==> flow/design.v <==
module pwmblink(
    input  logic clk,
    input  logic rst,
    output logic RGB_R,
    output logic RGB_B,
    output logic RGB_G
);
    parameter CLKMAX = 12000000;  
    logic [31:0] counter;
    logic [8:0] x;  
    logic [7:0] sharktooth;  
    logic [7:0] red;
    logic [7:0] green;
    logic [7:0] blue;
    always_ff @(posedge clk) begin
        if (rst) begin
            counter <= 0;
            x <= 0;
            sharktooth <= 0;
        end else begin
        if (counter >= CLKMAX/360) begin
            counter <= 0;
            if (x >= 359) begin
                x <= 0;
            end
            else begin
                x <= x + 1;
            end
            end
        else begin
            counter <= counter + 1;
        end
        sharktooth <= sharktooth + 1;
        end
    end
    always_comb begin
        if(x < 60) begin
            green = 255*x/60;
            blue = 0;
            red  = 255;
        end else if (x < 120) begin
            green = 255;
            blue = 0;
            red  = 255 - 255*(x-60)/60;
        end else if (x < 180) begin
            green = 255;
            blue = 255*(x-120)/60;
            red  = 0;
        end else if (x < 240) begin
            green = 255 - 255*(x-180)/60;
            blue = 255;
            red  = 0;
        end else if (x < 300) begin
            green = 0;
            blue = 255;
            red  = 255*(x-240)/60;
        end else begin
            green = 0;
            blue = 255 - 255*(x-300)/60;
            red  = 255;
        end
    end
    assign {RGB_R, RGB_G, RGB_B} = {sharktooth < red, sharktooth < green, sharktooth < blue};
endmodule
* Reports on pwmblink
What the tools print for pwmblink, step after step.
Line numbers count from 1 in the design file above.
Operators: Yosys type, input widths -> output width; for muxes data width and select width s.
Library cell names are shortened.
The mark n/a stands for no value.
- Top module :: pwmblink
- Clock port :: clk
- Library :: sky130hd
- Library corner :: tt_025C_1v80

* Word-level counts
Yosys after proc, flatten, opt, wreduce and memory -nomap, before mapping. Enables and synchronous resets that opt folds into registers are not counted as muxes. Memory bits, and registers merged into a memory's read port (data or address), are not among the register bits. Print and check cells are not counted. Equal cells are merged and count once.
- Cells after elaboration :: 52
- Output and inout port bits :: 3
- Bits of input ports :: 2
- Register bits after elaboration :: 49
- $add $sub $neg :: 11
- Reductions and logical operators :: 1
- Multiply operators :: 6
- $lt $le $gt $ge :: 10
- Multiplexer cells :: 15
- Div/mod/pow operators :: 6
** Operator list (count)
- $div 32x6->32 const B :: 6
- $mul 9x10->19 const A :: 5
- $mul 8x9->17 const A :: 1
- $mux 8 :: 14
- $add 32x1->32 const B :: 1
- $ge 32x16->1 const B :: 1
- $sub 8x8->8 const A :: 3
- $lt 8x8->1 :: 3
- $sub 9x8->10 const B :: 2
- $lt 9x8->1 const B :: 2
- $sub 9x6->10 const B :: 1
- $sub 9x7->10 const B :: 1
- $sub 9x9->10 const B :: 1
- $add 9x1->9 const B :: 1
- $lt 9x6->1 const B :: 1
- $lt 9x7->1 const B :: 1
- $ge 9x9->1 const B :: 1
- $lt 9x9->1 const B :: 1
- $mux 9 :: 1
- $add 8x1->8 const B :: 1
- $reduce_or 2->1 :: 1

* Logic depth
Yosys ltp: most cells in a row. Word level: on the elaborated netlist, between registers, memories and ports. Mapped: between sequential cells and ports; inverters and the memories' decode and read muxes count.
- Depth in word-level cells :: 10
- ABC_AREA :: 0
- Depth in mapped cells :: 56
- Mapped depth without buffers :: 47

* Synthesis result
The flow's flattened synthesis, as Yosys stat reports it; memories are mapped. The netlist is that of the ABC_AREA named above (0 if unset); the other value can give another one.
Totals and module areas in this step are rounded.
** Cell types
- fa_1 :: count 226, area in all 4.52E+03 sq um
- ha_1 :: count 237, area in all 2.97E+03 sq um
- inv_1 :: count 428, area in all 1.61E+03 sq um
- dfxtp_1 :: count 49, area in all 980.941 sq um
- xnor2_1 :: count 92, area in all 805.773 sq um
- a21oi_1 :: count 144, area in all 720.691 sq um
- nor2_1 :: count 138, area in all 517.997 sq um
- xor2_1 :: count 54, area in all 472.954 sq um
- nand2_1 :: count 125, area in all 469.2 sq um
- o21ai_0 :: count 93, area in all 465.446 sq um
- a211oi_1 :: count 43, area in all 322.81 sq um
- o211ai_1 :: count 40, area in all 300.288 sq um
- nand3_1 :: count 55, area in all 275.264 sq um
- a21o_1 :: count 36, area in all 270.259 sq um
- mux2i_1 :: count 20, area in all 200.192 sq um
- nor3_1 :: count 34, area in all 170.163 sq um
- clkbuf_1 :: count 45, area in all 168.912 sq um
- a31oi_1 :: count 23, area in all 143.888 sq um
Not listed: further types 88, cells in them 376.
- Mapped flip-flops :: 49
- Sequential part of the area :: 980 sq um
- Buffer cells :: 66
- Mapped cells :: 2258
- Chip area (Yosys) :: 18000 sq um

* Path before layout
Path of least setup slack by OpenSTA after synthesis, without wires, with an ideal clock, recovery checks aside; 20% of the period is set as input and as output delay. Where synthesis merged equal registers, the netlist keeps one of their names.
- Path type :: flip-flop to output port
- Start :: reg x[4]
- End :: out RGB_R
- Clock period :: 40.0 ns
- Data arrival time :: 13.382 ns
- Required time :: 32.000 ns
- Setup slack :: 18.618 ns
- Buffers on the path :: 6
- Path delay :: 13.382 ns
- Stages on the path :: 52
- Output delay :: 8.000 ns
- Launch time at the first pin :: 0.000 ns
- Synthesis period reached :: 21.382 ns
"path delay" is the arrival time less input delay plus setup time.
A path that ends at an output port has no setup time.
"stages on the path" counts driving pins, that of a launching flip-flop among them; a cell with two outputs on the path counts twice.
"synthesis period reached" = period - worst setup slack (recovery checks aside). The figure is calculated, with input and output delays left at 20% of the set period.
The rows between start and end are the longest chain of elaborated cells between them; the timing report does not say that the signal goes this way. Where chains are equally long, one stands for them.
A line is the first line of the expression or statement that the cell stems from. Yosys adds cells for indexed reads and writes and turns some case tables into memories.
A register here has more assigning lines than the two given.
- Cell sequence :: dfxtp_1 -> buf_1 -> inv_1 -> ha_1 -> and2_1 -> o211ai_4 -> clkbuf_1 -> and2_1 -> clkbuf_1 -> inv_1 -> fa_1 -> inv_1 -> fa_1 -> inv_1 -> fa_1 -> inv_1 -> fa_1 -> ha_1 -> (+16 left out) -> xnor2_1 -> a21boi_1 -> o2111a_1 -> buf_4 -> o211ai_1 -> a22o_1 -> a211oi_4 -> nor2b_1 -> a2bb2o_4 -> or3_1 -> buf_2 -> o221a_1 -> ha_1 -> a21o_1 -> a21oi_1 -> nand2_1 -> o31a_1 -> a21oi_1
- Cells in the longest elaborated chain :: 9
- Elaborated cells on any way between the ends :: 18
- Source lines of those cells :: 8
- Those cells by class :: 3 x add/sub; 2 x mul; 2 x div; 6 x compare; 5 x mux
** RTL lines, path post-synthesis
- start: declaration :: RTL line 10 : logic [8:0] x;
- start: assignment :: RTL line 18 : x <= 0;
- start: assignment :: RTL line 27 : x <= x + 1;
- $sub 9x8->10 :: RTL line 56 : red  = 255*(x-240)/60;
- $mul 9x10->19 :: RTL line 56
- $div 32x6->32 :: RTL line 56
- $mux 8 :: RTL line 53 : end else if (x < 300) begin
- $mux 8 :: RTL line 49 : end else if (x < 240) begin
- $mux 8 :: RTL line 45 : end else if (x < 180) begin
- $mux 8 :: RTL line 41 : end else if (x < 120) begin
- $mux 8 :: RTL line 37 : if(x < 60) begin
- $lt 8x8->1 :: RTL line 63 : assign {RGB_R, RGB_G, RGB_B} = {sharktooth < red, sharktooth < green, sharktooth < blue};
- end: declaration :: RTL line 4 : output logic RGB_R,

* Worst path after layout
Path of least setup slack in the final report of stored run 1 (OpenROAD, finished layout, wires in). Where an end is a register, its clock arrival counts in the times.
- Path type :: flip-flop to output port
- Start :: reg x[4]
- End :: out RGB_R
- Launch time at the first pin :: 0.31 ns
- Data arrival time :: 16.39 ns
- Output delay :: 7.24 ns
- Setup slack :: 12.57 ns
- Buffers on the path :: 2
- Clock period :: 36.2 ns
- Required time :: 28.96 ns
- Stages on the path :: 48
The rows between start and end are the longest chain of elaborated cells between them; the timing report does not say that the signal goes this way. Where chains are equally long, one stands for them.
A register here has more assigning lines than the two given.
- Cell sequence :: dfxtp_1 -> buf_4 -> ha_1 -> nand2_1 -> xnor2_1 -> inv_1 -> nor2_1 -> nor2_1 -> ha_1 -> or2_2 -> fa_1 -> fa_1 -> inv_1 -> fa_1 -> inv_1 -> ha_1 -> nor4_1 -> nor3_1 -> (+12 left out) -> mux2i_2 -> xnor2_1 -> a21boi_1 -> o2111a_1 -> o211ai_1 -> a22o_1 -> a211oi_4 -> nor2b_1 -> a2bb2o_4 -> or3_1 -> o221a_1 -> ha_1 -> a21o_1 -> a21oi_1 -> nand3_1 -> a31o_2 -> a21oi_1 -> clkdlybuf4s50_1
- Cells in the longest elaborated chain :: 9
- Elaborated cells on any way between the ends :: 18
- Source lines of those cells :: 8
- Those cells by class :: 3 x add/sub; 2 x mul; 2 x div; 6 x compare; 5 x mux
** RTL lines, path after layout
- start: declaration :: RTL line 10 : logic [8:0] x;
- start: assignment :: RTL line 18 : x <= 0;
- start: assignment :: RTL line 27 : x <= x + 1;
- $sub 9x8->10 :: RTL line 56 : red  = 255*(x-240)/60;
- $mul 9x10->19 :: RTL line 56
- $div 32x6->32 :: RTL line 56
- $mux 8 :: RTL line 53 : end else if (x < 300) begin
- $mux 8 :: RTL line 49 : end else if (x < 240) begin
- $mux 8 :: RTL line 45 : end else if (x < 180) begin
- $mux 8 :: RTL line 41 : end else if (x < 120) begin
- $mux 8 :: RTL line 37 : if(x < 60) begin
- $lt 8x8->1 :: RTL line 63 : assign {RGB_R, RGB_G, RGB_B} = {sharktooth < red, sharktooth < green, sharktooth < blue};
- end: declaration :: RTL line 4 : output logic RGB_R,

FLOW RESULTS
============

Measured results for pwmblink: 3 stored runs of the Yosys and OpenROAD flow on sky130hd. The settings differ; the order carries no meaning. The constraints put input and output delay at 20% of the set period each and load the outputs with 0.01 pF.
"reached clock period" = clock period - worst setup slack. The figure is calculated, with input and output delays left at 20% of the set period.
"allowed time less slack (worst setup path)" is the time allowed to the run's worst setup path (the clock period less input and output delay, where it has them) less its slack. Clock arrival times count: a late capture clock shortens it, a late launch clock lengthens it.
"total power of the final layout" is the tool's figure for a default switching activity; nothing was simulated.
Results are given in rounded form.

** Stored run 1
- Settings :: CAP_MARGIN=25; CELL_PAD_IN_SITES_DETAIL_PLACEMENT=0; CELL_PAD_IN_SITES_GLOBAL_PLACEMENT=1; CORE_ASPECT_RATIO=1.01; CORE_MARGIN=8; CTS_CLUSTER_DIAMETER=269; CTS_CLUSTER_SIZE=55; GPL_TIMING_DRIVEN=1; MAX_ROUTING_LAYER=met4; MIN_ROUTING_LAYER=met2; PLACE_DENSITY_LB_ADDON=0.05; SETUP_SLACK_MARGIN=3.97; TNS_END_PERCENT=15; period_ns=36.2; CORE_UTILIZATION=40; SLEW_MARGIN=20
- Overall die area :: 53,000 sq um
- Total power of the final layout :: 0.65 mW
- Reached clock period :: 23.627 ns
- Final setup TNS :: 0.000 ns
- Utilization after layout :: 42%
- Allowed time less slack (worst setup path) :: 16.39 ns
- Critical path kind :: flip-flop to output port
- Smallest hold slack :: 0.49 ns
- Lowest setup slack :: 13 ns
- Area of the standard cells in the finished layout :: 19,000 sq um
- Yosys chip area after synthesis :: 18,000 sq um

** Stored run 2
- Settings :: CAP_MARGIN=25; CELL_PAD_IN_SITES_DETAIL_PLACEMENT=1; CORE_ASPECT_RATIO=1.01; CORE_MARGIN=9; CTS_CLUSTER_DIAMETER=376; MAX_ROUTING_LAYER=met4; MIN_ROUTING_LAYER=met1; PLACE_DENSITY_LB_ADDON=0.05; TNS_END_PERCENT=75; period_ns=40.0; CORE_UTILIZATION=40; SLEW_MARGIN=20
- Overall die area :: 54,000 sq um
- Total power of the final layout :: 0.58 mW
- Reached clock period :: 24.676 ns
- Final setup TNS :: 0.000 ns
- Utilization after layout :: 43%
- Allowed time less slack (worst setup path) :: 16.68 ns
- Critical path kind :: flip-flop to output port
- Smallest hold slack :: 0.51 ns
- Lowest setup slack :: 15 ns
- Area of the standard cells in the finished layout :: 19,000 sq um
- Yosys chip area after synthesis :: 18,000 sq um

** Stored run 3
- Settings :: CORE_UTILIZATION=40; period_ns=24.2; CAP_MARGIN=20; CORE_MARGIN=2; SLEW_MARGIN=20
- Overall die area :: 48,000 sq um
- Total power of the final layout :: 0.93 mW
- Reached clock period :: 20.579 ns
- Final setup TNS :: 0.000 ns
- Utilization after layout :: 43%
- Allowed time less slack (worst setup path) :: 15.74 ns
- Critical path kind :: flip-flop to output port
- Smallest hold slack :: 0.48 ns
- Lowest setup slack :: 3.6 ns
- Area of the standard cells in the finished layout :: 19,000 sq um
- Yosys chip area after synthesis :: 18,000 sq um
